==> flow/design.v <==
`timescale 1ns / 1ps
module convolution_stage2 (
          in1,
          in2,
          in3,
          in4,
          in5,
          in6,
          in7,
          in8,
          clk,
          rst,
          start,
          conv_out
  );
input [99:0] in1, in2, in3, in4, in5, in6, in7, in8;
input         clk, rst, start;
output reg [7:0] conv_out;
wire  [3:0]  in1_1, in1_2, in1_3, in1_4, in1_5, in1_6, in1_7, in1_8, in1_9, in1_10, in1_11, in1_12, in1_13;
wire [3:0]   in1_14, in1_15, in1_16, in1_17, in1_18, in1_19, in1_20, in1_21, in1_22, in1_23, in1_24, in1_25;
wire  [3:0]  in2_1, in2_2, in2_3, in2_4, in2_5, in2_6, in2_7, in2_8, in2_9, in2_10, in2_11, in2_12, in2_13;
wire [3:0]   in2_14, in2_15, in2_16, in2_17, in2_18, in2_19, in2_20, in2_21, in2_22, in2_23, in2_24, in2_25;
wire  [3:0]  in3_1, in3_2, in3_3, in3_4, in3_5, in3_6, in3_7, in3_8, in3_9, in3_10, in3_11, in3_12, in3_13;
wire [3:0]   in3_14, in3_15, in3_16, in3_17, in3_18, in3_19, in3_20, in3_21, in3_22, in3_23, in3_24, in3_25;
wire  [3:0]  in4_1, in4_2, in4_3, in4_4, in4_5, in4_6, in4_7, in4_8, in4_9, in4_10, in4_11, in4_12, in4_13;
wire [3:0]   in4_14, in4_15, in4_16, in4_17, in4_18, in4_19, in4_20, in4_21, in4_22, in4_23, in4_24, in4_25;
wire  [3:0]  in5_1, in5_2, in5_3, in5_4, in5_5, in5_6, in5_7, in5_8, in5_9, in5_10, in5_11, in5_12, in5_13;
wire [3:0]   in5_14, in5_15, in5_16, in5_17, in5_18, in5_19, in5_20, in5_21, in5_22, in5_23, in5_24, in5_25;
wire  [3:0]  in6_1, in6_2, in6_3, in6_4, in6_5, in6_6, in6_7, in6_8, in6_9, in6_10, in6_11, in6_12, in6_13;
wire [3:0]   in6_14, in6_15, in6_16, in6_17, in6_18, in6_19, in6_20, in6_21, in6_22, in6_23, in6_24, in6_25;
wire  [3:0]  in7_1, in7_2, in7_3, in7_4, in7_5, in7_6, in7_7, in7_8, in7_9, in7_10, in7_11, in7_12, in7_13;
wire [3:0]   in7_14, in7_15, in7_16, in7_17, in7_18, in7_19, in7_20, in7_21, in7_22, in7_23, in7_24, in7_25;
wire  [3:0]  in8_1, in8_2, in8_3, in8_4, in8_5, in8_6, in8_7, in8_8, in8_9, in8_10, in8_11, in8_12, in8_13;
wire [3:0]   in8_14, in8_15, in8_16, in8_17, in8_18, in8_19, in8_20, in8_21, in8_22, in8_23, in8_24, in8_25;
wire [8:0]   sum1, sum2, sum3, sum4;
wire  [7:0]  mul1_1, mul1_2, mul1_3, mul1_4, mul1_5, mul1_6, mul1_7, mul1_8, mul1_9, mul1_10, mul1_11, mul1_12, mul1_13;
wire [7:0]   mul1_14, mul1_15, mul1_16, mul1_17, mul1_18, mul1_19, mul1_20, mul1_21, mul1_22, mul1_23, mul1_24, mul1_25;
wire  [7:0]  mul2_1, mul2_2, mul2_3, mul2_4, mul2_5, mul2_6, mul2_7, mul2_8, mul2_9, mul2_10, mul2_11, mul2_12, mul2_13;
wire [7:0]   mul2_14, mul2_15, mul2_16, mul2_17, mul2_18, mul2_19, mul2_20, mul2_21, mul2_22, mul2_23, mul2_24, mul2_25;
wire  [7:0]  mul3_1, mul3_2, mul3_3, mul3_4, mul3_5, mul3_6, mul3_7, mul3_8, mul3_9, mul3_10, mul3_11, mul3_12, mul3_13;
wire [7:0]   mul3_14, mul3_15, mul3_16, mul3_17, mul3_18, mul3_19, mul3_20, mul3_21, mul3_22, mul3_23, mul3_24, mul3_25;
wire  [7:0]  mul4_1, mul4_2, mul4_3, mul4_4, mul4_5, mul4_6, mul4_7, mul4_8, mul4_9, mul4_10, mul4_11, mul4_12, mul4_13;
wire [7:0]   mul4_14, mul4_15, mul4_16, mul4_17, mul4_18, mul4_19, mul4_20, mul4_21, mul4_22, mul4_23, mul4_24, mul4_25;
wire [8:0]   temp_out;
always @ ( posedge clk ) begin
  if (rst) begin
  conv_out  <=  0;
  end
  else
    begin
      conv_out <= temp_out[7:0];
    end
end
assign in1_1 	= (start) ? in1[99:96]   	: 4'h0;
assign in1_2 	= (start) ? in1[95:92]   	: 4'h0;
assign in1_3 	= (start) ? in1[91:88]   	: 4'h0;
assign in1_4 	= (start) ? in1[87:84]   	: 4'h0;
assign in1_5 	= (start) ? in1[83:80]   	: 4'h0;
assign in1_6 	= (start) ? in1[79:76]   	: 4'h0;
assign in1_7 	= (start) ? in1[75:72]   	: 4'h0;
assign in1_8 	= (start) ? in1[71:68]   	: 4'h0;
assign in1_9 	= (start) ? in1[67:64]   	: 4'h0;
assign in1_10 	= (start) ? in1[63:60]  	: 4'h0;
assign in1_11 	= (start) ? in1[59:56]  	: 4'h0;
assign in1_12 	= (start) ? in1[55:52]  	: 4'h0;
assign in1_13 	= (start) ? in1[51:48]  	: 4'h0;
assign in1_14	= (start) ? in1[47:44]  	: 4'h0;
assign in1_15 	= (start) ? in1[43:40]  	: 4'h0;
assign in1_16 	= (start) ? in1[39:36]  	: 4'h0;
assign in1_17 	= (start) ? in1[35:32]  	: 4'h0;
assign in1_18 	= (start) ? in1[31:28]  	: 4'h0;
assign in1_19 	= (start) ? in1[27:24]  	: 4'h0;
assign in1_20 	= (start) ? in1[23:20]  	: 4'h0;
assign in1_21 	= (start) ? in1[19:16]  	: 4'h0;
assign in1_22 	= (start) ? in1[15:12]  	: 4'h0;
assign in1_23 	= (start) ? in1[11:8]   	: 4'h0;
assign in1_24 	= (start) ? in1[7:4]    	: 4'h0;
assign in1_25 	= (start) ? in1[3:0]   		: 4'h0;
assign in2_1 	= (start) ? in2[99:96]   	: 4'h0;
assign in2_2 	= (start) ? in2[95:92]   	: 4'h0;
assign in2_3 	= (start) ? in2[91:88]   	: 4'h0;
assign in2_4 	= (start) ? in2[87:84]   	: 4'h0;
assign in2_5 	= (start) ? in2[83:80]   	: 4'h0;
assign in2_6 	= (start) ? in2[79:76]   	: 4'h0;
assign in2_7 	= (start) ? in2[75:72]   	: 4'h0;
assign in2_8 	= (start) ? in2[71:68]   	: 4'h0;
assign in2_9 	= (start) ? in2[67:64]   	: 4'h0;
assign in2_10 	= (start) ? in2[63:60]  	: 4'h0;
assign in2_11 	= (start) ? in2[59:56]  	: 4'h0;
assign in2_12 	= (start) ? in2[55:52]  	: 4'h0;
assign in2_13 	= (start) ? in2[51:48]  	: 4'h0;
assign in2_14	= (start) ? in2[47:44]  	: 4'h0;
assign in2_15 	= (start) ? in2[43:40]  	: 4'h0;
assign in2_16 	= (start) ? in2[39:36]  	: 4'h0;
assign in2_17 	= (start) ? in2[35:32]  	: 4'h0;
assign in2_18 	= (start) ? in2[31:28]  	: 4'h0;
assign in2_19 	= (start) ? in2[27:24]  	: 4'h0;
assign in2_20 	= (start) ? in2[23:20]  	: 4'h0;
assign in2_21 	= (start) ? in2[19:16]  	: 4'h0;
assign in2_22 	= (start) ? in2[15:12]  	: 4'h0;
assign in2_23 	= (start) ? in2[11:8]   	: 4'h0;
assign in2_24 	= (start) ? in2[7:4]    	: 4'h0;
assign in2_25 	= (start) ? in2[3:0]   		: 4'h0;
assign in3_1 	= (start) ? in3[99:96]   	: 4'h0;
assign in3_2 	= (start) ? in3[95:92]   	: 4'h0;
assign in3_3 	= (start) ? in3[91:88]   	: 4'h0;
assign in3_4 	= (start) ? in3[87:84]   	: 4'h0;
assign in3_5 	= (start) ? in3[83:80]   	: 4'h0;
assign in3_6 	= (start) ? in3[79:76]   	: 4'h0;
assign in3_7 	= (start) ? in3[75:72]   	: 4'h0;
assign in3_8 	= (start) ? in3[71:68]   	: 4'h0;
assign in3_9 	= (start) ? in3[67:64]   	: 4'h0;
assign in3_10 	= (start) ? in3[63:60]  	: 4'h0;
assign in3_11 	= (start) ? in3[59:56]  	: 4'h0;
assign in3_12 	= (start) ? in3[55:52]  	: 4'h0;
assign in3_13 	= (start) ? in3[51:48]  	: 4'h0;
assign in3_14	= (start) ? in3[47:44]  	: 4'h0;
assign in3_15 	= (start) ? in3[43:40]  	: 4'h0;
assign in3_16 	= (start) ? in3[39:36]  	: 4'h0;
assign in3_17 	= (start) ? in3[35:32]  	: 4'h0;
assign in3_18 	= (start) ? in3[31:28]  	: 4'h0;
assign in3_19 	= (start) ? in3[27:24]  	: 4'h0;
assign in3_20 	= (start) ? in3[23:20]  	: 4'h0;
assign in3_21 	= (start) ? in3[19:16]  	: 4'h0;
assign in3_22 	= (start) ? in3[15:12]  	: 4'h0;
assign in3_23 	= (start) ? in3[11:8]   	: 4'h0;
assign in3_24 	= (start) ? in3[7:4]    	: 4'h0;
assign in3_25 	= (start) ? in3[3:0]   		: 4'h0;
assign in4_1 	= (start) ? in4[99:96]   	: 4'h0;
assign in4_2 	= (start) ? in4[95:92]   	: 4'h0;
assign in4_3 	= (start) ? in4[91:88]   	: 4'h0;
assign in4_4 	= (start) ? in4[87:84]   	: 4'h0;
assign in4_5 	= (start) ? in4[83:80]   	: 4'h0;
assign in4_6 	= (start) ? in4[79:76]   	: 4'h0;
assign in4_7 	= (start) ? in4[75:72]   	: 4'h0;
assign in4_8 	= (start) ? in4[71:68]   	: 4'h0;
assign in4_9 	= (start) ? in4[67:64]   	: 4'h0;
assign in4_10 	= (start) ? in4[63:60]  	: 4'h0;
assign in4_11 	= (start) ? in4[59:56]  	: 4'h0;
assign in4_12 	= (start) ? in4[55:52]  	: 4'h0;
assign in4_13 	= (start) ? in4[51:48]  	: 4'h0;
assign in4_14	= (start) ? in4[47:44]  	: 4'h0;
assign in4_15 	= (start) ? in4[43:40]  	: 4'h0;
assign in4_16 	= (start) ? in4[39:36]  	: 4'h0;
assign in4_17 	= (start) ? in4[35:32]  	: 4'h0;
assign in4_18 	= (start) ? in4[31:28]  	: 4'h0;
assign in4_19 	= (start) ? in4[27:24]  	: 4'h0;
assign in4_20 	= (start) ? in4[23:20]  	: 4'h0;
assign in4_21 	= (start) ? in4[19:16]  	: 4'h0;
assign in4_22 	= (start) ? in4[15:12]  	: 4'h0;
assign in4_23 	= (start) ? in4[11:8]   	: 4'h0;
assign in4_24 	= (start) ? in4[7:4]    	: 4'h0;
assign in4_25 	= (start) ? in4[3:0]   		: 4'h0;
assign in5_1 	= (start) ? in5[99:96]   	: 4'h0;
assign in5_2 	= (start) ? in5[95:92]   	: 4'h0;
assign in5_3 	= (start) ? in5[91:88]   	: 4'h0;
assign in5_4 	= (start) ? in5[87:84]   	: 4'h0;
assign in5_5 	= (start) ? in5[83:80]   	: 4'h0;
assign in5_6 	= (start) ? in5[79:76]   	: 4'h0;
assign in5_7 	= (start) ? in5[75:72]   	: 4'h0;
assign in5_8 	= (start) ? in5[71:68]   	: 4'h0;
assign in5_9 	= (start) ? in5[67:64]   	: 4'h0;
assign in5_10 	= (start) ? in5[63:60]  	: 4'h0;
assign in5_11 	= (start) ? in5[59:56]  	: 4'h0;
assign in5_12 	= (start) ? in5[55:52]  	: 4'h0;
assign in5_13 	= (start) ? in5[51:48]  	: 4'h0;
assign in5_14	= (start) ? in5[47:44]  	: 4'h0;
assign in5_15 	= (start) ? in5[43:40]  	: 4'h0;
assign in5_16 	= (start) ? in5[39:36]  	: 4'h0;
assign in5_17 	= (start) ? in5[35:32]  	: 4'h0;
assign in5_18 	= (start) ? in5[31:28]  	: 4'h0;
assign in5_19 	= (start) ? in5[27:24]  	: 4'h0;
assign in5_20 	= (start) ? in5[23:20]  	: 4'h0;
assign in5_21 	= (start) ? in5[19:16]  	: 4'h0;
assign in5_22 	= (start) ? in5[15:12]  	: 4'h0;
assign in5_23 	= (start) ? in5[11:8]   	: 4'h0;
assign in5_24 	= (start) ? in5[7:4]    	: 4'h0;
assign in5_25 	= (start) ? in5[3:0]   		: 4'h0;
assign in6_1 	= (start) ? in6[99:96]   	: 4'h0;
assign in6_2 	= (start) ? in6[95:92]   	: 4'h0;
assign in6_3 	= (start) ? in6[91:88]   	: 4'h0;
assign in6_4 	= (start) ? in6[87:84]   	: 4'h0;
assign in6_5 	= (start) ? in6[83:80]   	: 4'h0;
assign in6_6 	= (start) ? in6[79:76]   	: 4'h0;
assign in6_7 	= (start) ? in6[75:72]   	: 4'h0;
assign in6_8 	= (start) ? in6[71:68]   	: 4'h0;
assign in6_9 	= (start) ? in6[67:64]   	: 4'h0;
assign in6_10 	= (start) ? in6[63:60]  	: 4'h0;
assign in6_11 	= (start) ? in6[59:56]  	: 4'h0;
assign in6_12 	= (start) ? in6[55:52]  	: 4'h0;
assign in6_13 	= (start) ? in6[51:48]  	: 4'h0;
assign in6_14	= (start) ? in6[47:44]  	: 4'h0;
assign in6_15 	= (start) ? in6[43:40]  	: 4'h0;
assign in6_16 	= (start) ? in6[39:36]  	: 4'h0;
assign in6_17 	= (start) ? in6[35:32]  	: 4'h0;
assign in6_18 	= (start) ? in6[31:28]  	: 4'h0;
assign in6_19 	= (start) ? in6[27:24]  	: 4'h0;
assign in6_20 	= (start) ? in6[23:20]  	: 4'h0;
assign in6_21 	= (start) ? in6[19:16]  	: 4'h0;
assign in6_22 	= (start) ? in6[15:12]  	: 4'h0;
assign in6_23 	= (start) ? in6[11:8]   	: 4'h0;
assign in6_24 	= (start) ? in6[7:4]    	: 4'h0;
assign in6_25 	= (start) ? in6[3:0]   		: 4'h0;
assign in7_1 	= (start) ? in7[99:96]   	: 4'h0;
assign in7_2 	= (start) ? in7[95:92]   	: 4'h0;
assign in7_3 	= (start) ? in7[91:88]   	: 4'h0;
assign in7_4 	= (start) ? in7[87:84]   	: 4'h0;
assign in7_5 	= (start) ? in7[83:80]   	: 4'h0;
assign in7_6 	= (start) ? in7[79:76]   	: 4'h0;
assign in7_7 	= (start) ? in7[75:72]   	: 4'h0;
assign in7_8 	= (start) ? in7[71:68]   	: 4'h0;
assign in7_9 	= (start) ? in7[67:64]   	: 4'h0;
assign in7_10 	= (start) ? in7[63:60]  	: 4'h0;
assign in7_11 	= (start) ? in7[59:56]  	: 4'h0;
assign in7_12 	= (start) ? in7[55:52]  	: 4'h0;
assign in7_13 	= (start) ? in7[51:48]  	: 4'h0;
assign in7_14	= (start) ? in7[47:44]  	: 4'h0;
assign in7_15 	= (start) ? in7[43:40]  	: 4'h0;
assign in7_16 	= (start) ? in7[39:36]  	: 4'h0;
assign in7_17 	= (start) ? in7[35:32]  	: 4'h0;
assign in7_18 	= (start) ? in7[31:28]  	: 4'h0;
assign in7_19 	= (start) ? in7[27:24]  	: 4'h0;
assign in7_20 	= (start) ? in7[23:20]  	: 4'h0;
assign in7_21 	= (start) ? in7[19:16]  	: 4'h0;
assign in7_22 	= (start) ? in7[15:12]  	: 4'h0;
assign in7_23 	= (start) ? in7[11:8]   	: 4'h0;
assign in7_24 	= (start) ? in7[7:4]    	: 4'h0;
assign in7_25 	= (start) ? in7[3:0]   		: 4'h0;
assign in8_1 	= (start) ? in8[99:96]   	: 4'h0;
assign in8_2 	= (start) ? in8[95:92]   	: 4'h0;
assign in8_3 	= (start) ? in8[91:88]   	: 4'h0;
assign in8_4 	= (start) ? in8[87:84]   	: 4'h0;
assign in8_5 	= (start) ? in8[83:80]   	: 4'h0;
assign in8_6 	= (start) ? in8[79:76]   	: 4'h0;
assign in8_7 	= (start) ? in8[75:72]   	: 4'h0;
assign in8_8 	= (start) ? in8[71:68]   	: 4'h0;
assign in8_9 	= (start) ? in8[67:64]   	: 4'h0;
assign in8_10 	= (start) ? in8[63:60]  	: 4'h0;
assign in8_11 	= (start) ? in8[59:56]  	: 4'h0;
assign in8_12 	= (start) ? in8[55:52]  	: 4'h0;
assign in8_13 	= (start) ? in8[51:48]  	: 4'h0;
assign in8_14	= (start) ? in8[47:44]  	: 4'h0;
assign in8_15 	= (start) ? in8[43:40]  	: 4'h0;
assign in8_16 	= (start) ? in8[39:36]  	: 4'h0;
assign in8_17 	= (start) ? in8[35:32]  	: 4'h0;
assign in8_18 	= (start) ? in8[31:28]  	: 4'h0;
assign in8_19 	= (start) ? in8[27:24]  	: 4'h0;
assign in8_20 	= (start) ? in8[23:20]  	: 4'h0;
assign in8_21 	= (start) ? in8[19:16]  	: 4'h0;
assign in8_22 	= (start) ? in8[15:12]  	: 4'h0;
assign in8_23 	= (start) ? in8[11:8]   	: 4'h0;
assign in8_24 	= (start) ? in8[7:4]    	: 4'h0;
assign in8_25 	= (start) ? in8[3:0]   		: 4'h0;
assign mul1_1 = (start) ? (in1_1 * in5_1) : 8'h00;
assign mul1_2 = (start) ? (in1_2 * in5_2) : 8'h00;
assign mul1_3 = (start) ? (in1_3 * in5_3) : 8'h00;
assign mul1_4 = (start) ? (in1_4 * in5_4) : 8'h00;
assign mul1_5 = (start) ? (in1_5 * in5_5) : 8'h00;
assign mul1_6 = (start) ? (in1_6 * in5_6) : 8'h00;
assign mul1_7 = (start) ? (in1_7 * in5_7) : 8'h00;
assign mul1_8 = (start) ? (in1_8 * in5_8) : 8'h00;
assign mul1_9 = (start) ? (in1_9 * in5_9) : 8'h00;
assign mul1_10 = (start) ? (in1_10 * in5_10) : 8'h00;
assign mul1_11 = (start) ? (in1_11 * in5_11) : 8'h00;
assign mul1_12 = (start) ? (in1_12 * in5_12) : 8'h00;
assign mul1_13 = (start) ? (in1_13 * in5_13) : 8'h00;
assign mul1_14 = (start) ? (in1_14 * in5_14) : 8'h00;
assign mul1_15 = (start) ? (in1_15 * in5_15) : 8'h00;
assign mul1_16 = (start) ? (in1_16 * in5_16) : 8'h00;
assign mul1_17 = (start) ? (in1_17 * in5_17) : 8'h00;
assign mul1_18 = (start) ? (in1_18 * in5_18) : 8'h00;
assign mul1_19 = (start) ? (in1_19 * in5_19) : 8'h00;
assign mul1_20 = (start) ? (in1_20 * in5_20) : 8'h00;
assign mul1_21 = (start) ? (in1_21 * in5_21) : 8'h00;
assign mul1_22 = (start) ? (in1_22 * in5_22) : 8'h00;
assign mul1_23 = (start) ? (in1_23 * in5_23) : 8'h00;
assign mul1_24 = (start) ? (in1_24 * in5_24) : 8'h00;
assign mul1_25 = (start) ? (in1_25 * in5_25) : 8'h00;
assign mul2_1 = (start) ? (in2_1 * in6_1) : 8'h00;
assign mul2_2 = (start) ? (in2_2 * in6_2) : 8'h00;
assign mul2_3 = (start) ? (in2_3 * in6_3) : 8'h00;
assign mul2_4 = (start) ? (in2_4 * in6_4) : 8'h00;
assign mul2_5 = (start) ? (in2_5 * in6_5) : 8'h00;
assign mul2_6 = (start) ? (in2_6 * in6_6) : 8'h00;
assign mul2_7 = (start) ? (in2_7 * in6_7) : 8'h00;
assign mul2_8 = (start) ? (in2_8 * in6_8) : 8'h00;
assign mul2_9 = (start) ? (in2_9 * in6_9) : 8'h00;
assign mul2_10 = (start) ? (in2_10 * in6_10) : 8'h00;
assign mul2_11 = (start) ? (in2_11 * in6_11) : 8'h00;
assign mul2_12 = (start) ? (in2_12 * in6_12) : 8'h00;
assign mul2_13 = (start) ? (in2_13 * in6_13) : 8'h00;
assign mul2_14 = (start) ? (in2_14 * in6_14) : 8'h00;
assign mul2_15 = (start) ? (in2_15 * in6_15) : 8'h00;
assign mul2_16 = (start) ? (in2_16 * in6_16) : 8'h00;
assign mul2_17 = (start) ? (in2_17 * in6_17) : 8'h00;
assign mul2_18 = (start) ? (in2_18 * in6_18) : 8'h00;
assign mul2_19 = (start) ? (in2_19 * in6_19) : 8'h00;
assign mul2_20 = (start) ? (in2_20 * in6_20) : 8'h00;
assign mul2_21 = (start) ? (in2_21 * in6_21) : 8'h00;
assign mul2_22 = (start) ? (in2_22 * in6_22) : 8'h00;
assign mul2_23 = (start) ? (in2_23 * in6_23) : 8'h00;
assign mul2_24 = (start) ? (in2_24 * in6_24) : 8'h00;
assign mul2_25 = (start) ? (in2_25 * in6_25) : 8'h00;
assign mul3_1 = (start) ? (in3_1 * in7_1) : 8'h00;
assign mul3_2 = (start) ? (in3_2 * in7_2) : 8'h00;
assign mul3_3 = (start) ? (in3_3 * in7_3) : 8'h00;
assign mul3_4 = (start) ? (in3_4 * in7_4) : 8'h00;
assign mul3_5 = (start) ? (in3_5 * in7_5) : 8'h00;
assign mul3_6 = (start) ? (in3_6 * in7_6) : 8'h00;
assign mul3_7 = (start) ? (in3_7 * in7_7) : 8'h00;
assign mul3_8 = (start) ? (in3_8 * in7_8) : 8'h00;
assign mul3_9 = (start) ? (in3_9 * in7_9) : 8'h00;
assign mul3_10 = (start) ? (in3_10 * in7_10) : 8'h00;
assign mul3_11 = (start) ? (in3_11 * in7_11) : 8'h00;
assign mul3_12 = (start) ? (in3_12 * in7_12) : 8'h00;
assign mul3_13 = (start) ? (in3_13 * in7_13) : 8'h00;
assign mul3_14 = (start) ? (in3_14 * in7_14) : 8'h00;
assign mul3_15 = (start) ? (in3_15 * in7_15) : 8'h00;
assign mul3_16 = (start) ? (in3_16 * in7_16) : 8'h00;
assign mul3_17 = (start) ? (in3_17 * in7_17) : 8'h00;
assign mul3_18 = (start) ? (in3_18 * in7_18) : 8'h00;
assign mul3_19 = (start) ? (in3_19 * in7_19) : 8'h00;
assign mul3_20 = (start) ? (in3_20 * in7_20) : 8'h00;
assign mul3_21 = (start) ? (in3_21 * in7_21) : 8'h00;
assign mul3_22 = (start) ? (in3_22 * in7_22) : 8'h00;
assign mul3_23 = (start) ? (in3_23 * in7_23) : 8'h00;
assign mul3_24 = (start) ? (in3_24 * in7_24) : 8'h00;
assign mul3_25 = (start) ? (in3_25 * in7_25) : 8'h00;
assign mul4_1 = (start) ? (in4_1 * in8_1) : 8'h00;
assign mul4_2 = (start) ? (in4_2 * in8_2) : 8'h00;
assign mul4_3 = (start) ? (in4_3 * in8_3) : 8'h00;
assign mul4_4 = (start) ? (in4_4 * in8_4) : 8'h00;
assign mul4_5 = (start) ? (in4_5 * in8_5) : 8'h00;
assign mul4_6 = (start) ? (in4_6 * in8_6) : 8'h00;
assign mul4_7 = (start) ? (in4_7 * in8_7) : 8'h00;
assign mul4_8 = (start) ? (in4_8 * in8_8) : 8'h00;
assign mul4_9 = (start) ? (in4_9 * in8_9) : 8'h00;
assign mul4_10 = (start) ? (in4_10 * in8_10) : 8'h00;
assign mul4_11 = (start) ? (in4_11 * in8_11) : 8'h00;
assign mul4_12 = (start) ? (in4_12 * in8_12) : 8'h00;
assign mul4_13 = (start) ? (in4_13 * in8_13) : 8'h00;
assign mul4_14 = (start) ? (in4_14 * in8_14) : 8'h00;
assign mul4_15 = (start) ? (in4_15 * in8_15) : 8'h00;
assign mul4_16 = (start) ? (in4_16 * in8_16) : 8'h00;
assign mul4_17 = (start) ? (in4_17 * in8_17) : 8'h00;
assign mul4_18 = (start) ? (in4_18 * in8_18) : 8'h00;
assign mul4_19 = (start) ? (in4_19 * in8_19) : 8'h00;
assign mul4_20 = (start) ? (in4_20 * in8_20) : 8'h00;
assign mul4_21 = (start) ? (in4_21 * in8_21) : 8'h00;
assign mul4_22 = (start) ? (in4_22 * in8_22) : 8'h00;
assign mul4_23 = (start) ? (in4_23 * in8_23) : 8'h00;
assign mul4_24 = (start) ? (in4_24 * in8_24) : 8'h00;
assign mul4_25 = (start) ? (in4_25 * in8_25) : 8'h00;
assign sum1 = mul1_1 + mul1_2 + mul1_3 + mul1_4 + mul1_5 + mul1_6 + mul1_7 + mul1_8 + mul1_9 + mul1_10 + mul1_11 + mul1_12 + mul1_13 + mul1_14 +
              mul1_15 + mul1_16 + mul1_17 + mul1_18 + mul1_19 + mul1_20 + mul1_21 + mul1_22 + mul1_23 + mul1_24 + mul1_25;
assign sum2 = mul2_1 + mul2_2 + mul2_3 + mul2_4 + mul2_5 + mul2_6 + mul2_7 + mul2_8 + mul2_9 + mul2_10 + mul2_11 + mul2_12 + mul2_13 + mul2_14 +
              mul2_15 + mul2_16 + mul2_17 + mul2_18 + mul2_19 + mul2_20 + mul2_21 + mul2_22 + mul2_23 + mul2_24 + mul2_25;
assign sum3 = mul3_1 + mul3_2 + mul3_3 + mul3_4 + mul3_5 + mul3_6 + mul3_7 + mul3_8 + mul3_9 + mul3_10 + mul3_11 + mul3_12 + mul3_13 + mul3_14 +
              mul3_15 + mul3_16 + mul3_17 + mul3_18 + mul3_19 + mul3_20 + mul3_21 + mul3_22 + mul3_23 + mul3_24 + mul3_25;
assign sum4 = mul4_1 + mul4_2 + mul4_3 + mul4_4 + mul4_5 + mul4_6 + mul4_7 + mul4_8 + mul4_9 + mul4_10 + mul4_11 + mul4_12 + mul4_13 + mul4_14 +
              mul4_15 + mul4_16 + mul4_17 + mul4_18 + mul4_19 + mul4_20 + mul4_21 + mul4_22 + mul4_23 + mul4_24 + mul4_25;
assign temp_out = sum1  + sum2 + sum3  + sum4;
endmodule  
[From RTL to reports: convolution_stage2]
What the tools print for convolution_stage2, step after step.
Line numbers count from 1 in the design file above.
Operators: Yosys type, input widths -> output width; for muxes data width and select width s.
Library cell names are shortened.
A cell with n/a has no value.
Set-up
  top: convolution_stage2
  clock input: clk
  cell library: sky130hd
  library corner: tt_025C_1v80

[Elaborated design]
Source: Yosys, flattened and elaborated, memories not mapped. Widths are those after wreduce; folded enables and synchronous resets count as part of the registers. Registers that Yosys merges into a memory's read port (data or address) are not register bits. Print and check cells do not count. Equal cells are merged and count once.
Storage and ports
  latch bits: 0
  ROM bits: 0
  memory bits (writable): 0
  clocked read ports x word width: 0
  flip-flop bits (word level): 8
  cells after elaboration: 500
  memories kept: 0
Operators by class
  shifts and indexed selects: 0
  magnitude comparators: 0
  reduce/logical cells: 0
  mux-type cells: 300
  $mul: 100
  bitwise operators: 0
  add/subtract/negate cells: 99
  eq/ne operators: 0
  div/mod/pow operators: 0
Operators with widths (number)
  $mul 4x4->8: 100
  $mux 8: 100
  $mux 4: 200
  $add 8x8->8: 99

[Longest topological paths]
Depth = most cells in a row (Yosys ltp): at word level without a register or memory, in the mapped netlist without a sequential cell, where the memories' decode and read muxes count.
Depth
  word-level depth: 30
  ABC_AREA: 1
  gate-level depth with buffers: 53

[After synthesis]
Source: synth_stat.txt of the flow (Yosys; design flattened, memories mapped). It holds for the ABC_AREA given above (unset counts as 0); a run with the other value may have another netlist.
The area totals of this step are shown rounded.
Cell types
  fa_1: number 992, total area 1.99E+04 sq um
  ha_1: number 1266, total area 1.58E+04 sq um
  inv_1: number 2264, total area 8498.15 sq um
  nand2_1: number 1830, total area 6.87E+03 sq um
  nor2_1: number 1275, total area 4785.84 sq um
  nand3_1: number 504, total area 2.52E+03 sq um
  a21oi_1: number 393, total area 1.97E+03 sq um
  o21ai_0: number 224, total area 1.12E+03 sq um
  nand4_1: number 138, total area 863.328 sq um
  xor2_1: number 96, total area 840.806 sq um
  clkbuf_1: number 148, total area 555.533 sq um
  xnor2_1: number 61, total area 534.262 sq um
  nor3_1: number 84, total area 420.403 sq um
  a31oi_1: number 66, total area 412.896 sq um
  o21a_1: number 37, total area 277.766 sq um
  a21o_1: number 31, total area 232.723 sq um
  or2_2: number 36, total area 225.216 sq um
  nand3b_1: number 25, total area 187.68 sq um
Not listed: further types 21, cells in them 54.
Synthesis totals
  mapped cells: 9524
  mapped flip-flops: 8
  synthesis area: 0.0666 sq mm

[Path before layout]
Source: OpenSTA report_checks on the synthesized netlist (no wires, ideal clock, input and output delay 20% of the period each), path of least setup slack; recovery checks are left aside. Register names are those of the netlist, which keeps one name where synthesis merged equal registers.
Timing after synthesis
  path kind: input to register
  from: input port start
  to: register conv_out[7]
  period: 14.0 ns
  stages: 49
  arrival time: 13.548 ns
  setup slack: 0.325 ns
  input delay: 2.800 ns
  required time: 13.873 ns
  launch time at the first pin: 2.800 ns
  path delay: 10.875 ns
  synthesis period reached: 13.675 ns
"path delay" = arrival - input delay + setup time.
"stages": output pins that drive a net of the path, with the launching flip-flop's if there is one; two outputs of one cell count as two.
"synthesis period reached" is the clock period less the worst setup slack; recovery checks do not enter. This is arithmetic on one report: input and output delays are still those of the set period (20% each).
The rows between start and end are the longest chain of elaborated cells between them; the timing report does not say that the signal goes this way. Where chains are equally long, one stands for them.
A line is the first line of the expression or statement that the cell stems from. Yosys adds cells for indexed reads and writes and turns some case tables into memories.
Between the ends, after synthesis
  cell sequence: buf_4 clkbuf_1 clkbuf_1 clkbuf_1 clkbuf_1 nand3_1 fa_1 fa_1 inv_1 fa_1 a21o_1 a21oi_1 inv_1 a21oi_1 o21ai_0 fa_1 inv_1 fa_1 [13 not listed] fa_1 inv_1 ha_1 inv_1 nor2_1 nor2_1 xnor2_1 xor3_1 nand2_1 nand2_1 inv_1 nand2_1 nand2_1 inv_1 nand3_1 nand2_1 nand2_1 a21oi_2
  length of the longest elaborated chain: 30
  elaborated cells between the ends (all ways): 499
  RTL lines with such cells: 305
RTL lines, path after synthesis
  start, declared: line 17  | input         clk, rst, start;
  $mux 4: line 54  | assign in1_1 = (start) ? in1[99:96] : 4'h0;
  $mul 4x4->8: line 254  | assign mul1_1 = (start) ? (in1_1 * in5_1) : 8'h00;
  $mux 8: line 254
  $add 8x8->8 (24 in a row): line 354  | assign sum1 = mul1_1 + mul1_2 + mul1_3 + mul1_4 + mul1_5 + mul1_6 + mul1_7 + mul1_8 + mul1_9 + mul1_10 + mul1_ ...
  $add 8x8->8 (3 in a row): line 362  | assign temp_out = sum1  + sum2 + sum3  + sum4;
  end, assigned: line 47  | conv_out  <=  0;
  end, assigned: line 51  | conv_out <= temp_out[7:0];
  end, declared: line 18  | output reg [7:0] conv_out;

[Path in the finished layout]
From the final timing report of run 1: the path of least setup slack in the routed layout; clock arrival at registers is part of the times.
Timing post-layout
  path kind: input to register
  from: input port start
  to: register conv_out[7]
  arrival time: 14.58 ns
  period: 14.5 ns
  input delay: 2.90 ns
  launch time at the first pin: 2.90 ns
  stages: 48
  setup slack: 0.05 ns
  required time: 14.63 ns
The rows between start and end are the longest chain of elaborated cells between them; the timing report does not say that the signal goes this way. Where chains are equally long, one stands for them.
Between the ends, post-layout
  cell sequence: clkbuf_2 buf_12 clkbuf_4 clkbuf_8 nand3_1 fa_1 fa_1 inv_1 fa_1 nand2_1 nand2_1 a21oi_1 inv_1 a21oi_1 o21ai_1 fa_1 inv_1 fa_1 [12 not listed] inv_1 fa_1 inv_1 ha_1 inv_1 nor2_1 nor2_1 xnor2_2 xnor3_1 nand2_1 nand2_1 inv_1 nand2_1 nand2_1 inv_1 nand3_1 nand3_2 a21oi_4
  length of the longest elaborated chain: 30
  elaborated cells between the ends (all ways): 499
  RTL lines with such cells: 305
RTL lines, path post-layout
  start, declared: line 17  | input         clk, rst, start;
  $mux 4: line 54  | assign in1_1 = (start) ? in1[99:96] : 4'h0;
  $mul 4x4->8: line 254  | assign mul1_1 = (start) ? (in1_1 * in5_1) : 8'h00;
  $mux 8: line 254
  $add 8x8->8 (24 in a row): line 354  | assign sum1 = mul1_1 + mul1_2 + mul1_3 + mul1_4 + mul1_5 + mul1_6 + mul1_7 + mul1_8 + mul1_9 + mul1_10 + mul1_ ...
  $add 8x8->8 (3 in a row): line 362  | assign temp_out = sum1  + sum2 + sum3  + sum4;
  end, assigned: line 47  | conv_out  <=  0;
  end, assigned: line 51  | conv_out <= temp_out[7:0];
  end, declared: line 18  | output reg [7:0] conv_out;

Measured results for convolution_stage2: 5 stored runs of the Yosys and OpenROAD flow on sky130hd. The settings differ; the order carries no meaning. The constraints put input and output delay at 20% of the set period each and load the outputs with 0.01 pF.
By "period achieved" is meant the clock period of the run minus its worst setup slack. This is arithmetic on one report: input and output delays are still those of the set period (20% each).
"critical setup path time" is the time allowed to the run's worst setup path (the clock period less input and output delay, where it has them) less its slack. Clock arrival times count: a late capture clock shortens it, a late launch clock lengthens it.
Results are given in rounded form.

==> run 1: settings <==
{ "ABC_AREA": 1, "CELL_PAD_IN_SITES_GLOBAL_PLACEMENT": 0, "CORE_ASPECT_RATIO": 0.77, "CORE_MARGIN": 2, "CORE_UTILIZATION": 60, "CTS_CLUSTER_SIZE": 48, "GPL_ROUTABILITY_DRIVEN": 0, "GPL_TIMING_DRIVEN": 0, "HOLD_SLACK_MARGIN": 0.2, "MAX_ROUTING_LAYER": "met4", "MIN_ROUTING_LAYER": "met1", "PLACE_DENSITY": 0.49, "SETUP_SLACK_MARGIN": -0.19, "SLEW_MARGIN": 25, "TNS_END_PERCENT": 85, "period_ns": 14.5, "CAP_MARGIN": 20 }
==> run 1: results <==
standard-cell area after routing: 0.0781 sq mm
critical setup path time: 11.55 ns
worst setup path kind: input to register
lowest setup slack: 0.055 ns
period achieved: 14.445 ns
setup total negative slack: 0.000 ns
utilization after layout: 70.8 %
chip area after synthesis (Yosys): 0.0666 sq mm
die footprint: 0.114 sq mm
post-route worst hold slack: 3.22 ns

==> run 2: settings <==
{ "ABC_AREA": 0, "CAP_MARGIN": 20, "CORE_UTILIZATION": 72, "GPL_ROUTABILITY_DRIVEN": 1, "MAX_ROUTING_LAYER": "met5", "PLACE_DENSITY_LB_ADDON": 0.28, "SETUP_SLACK_MARGIN": 3.01, "TNS_END_PERCENT": 45, "period_ns": 10.3, "CORE_MARGIN": 2, "SLEW_MARGIN": 20 }
==> run 2: results <==
not finished: routing ended with error GRT-0116

==> run 3: settings <==
{ "ABC_AREA": 1, "CELL_PAD_IN_SITES_GLOBAL_PLACEMENT": 3, "CORE_ASPECT_RATIO": 1.43, "CORE_UTILIZATION": 60, "GPL_ROUTABILITY_DRIVEN": 0, "GPL_TIMING_DRIVEN": 1, "MAX_ROUTING_LAYER": "met4", "MIN_ROUTING_LAYER": "met2", "PLACE_DENSITY": 0.49, "SETUP_SLACK_MARGIN": -0.19, "SLEW_MARGIN": 25, "TNS_END_PERCENT": 95, "period_ns": 14.5, "CAP_MARGIN": 20, "CORE_MARGIN": 2 }
==> run 3: results <==
not finished: placement ended with error GPL-0301

==> run 4: settings <==
{ "CELL_PAD_IN_SITES_DETAIL_PLACEMENT": 1, "CELL_PAD_IN_SITES_GLOBAL_PLACEMENT": 1, "CORE_ASPECT_RATIO": 1.35, "CORE_UTILIZATION": 15, "CTS_CLUSTER_SIZE": 33, "GPL_ROUTABILITY_DRIVEN": 1, "HOLD_SLACK_MARGIN": 0.11, "MAX_ROUTING_LAYER": "met4", "SLEW_MARGIN": 20, "period_ns": 14.0, "CAP_MARGIN": 20, "CORE_MARGIN": 2 }
==> run 4: results <==
standard-cell area after routing: 0.0815 sq mm
critical setup path time: 10.76 ns
worst setup path kind: input to register
lowest setup slack: 0.437 ns
period achieved: 13.563 ns
setup total negative slack: 0.000 ns
utilization after layout: 19.5 %
chip area after synthesis (Yosys): 0.0628 sq mm
die footprint: 0.424 sq mm
post-route worst hold slack: 3.41 ns

==> run 5: settings <==
{ "CELL_PAD_IN_SITES_GLOBAL_PLACEMENT": 1, "CORE_UTILIZATION": 27, "CTS_CLUSTER_SIZE": 33, "GPL_ROUTABILITY_DRIVEN": 0, "SLEW_MARGIN": 10, "period_ns": 14.0, "CAP_MARGIN": 20, "CORE_MARGIN": 2 }
==> run 5: results <==
standard-cell area after routing: 0.0771 sq mm
critical setup path time: 10.75 ns
worst setup path kind: input to register
lowest setup slack: 0.453 ns
period achieved: 13.547 ns
setup total negative slack: 0.000 ns
utilization after layout: 33.3 %
chip area after synthesis (Yosys): 0.0628 sq mm
die footprint: 0.237 sq mm
post-route worst hold slack: 3.31 ns
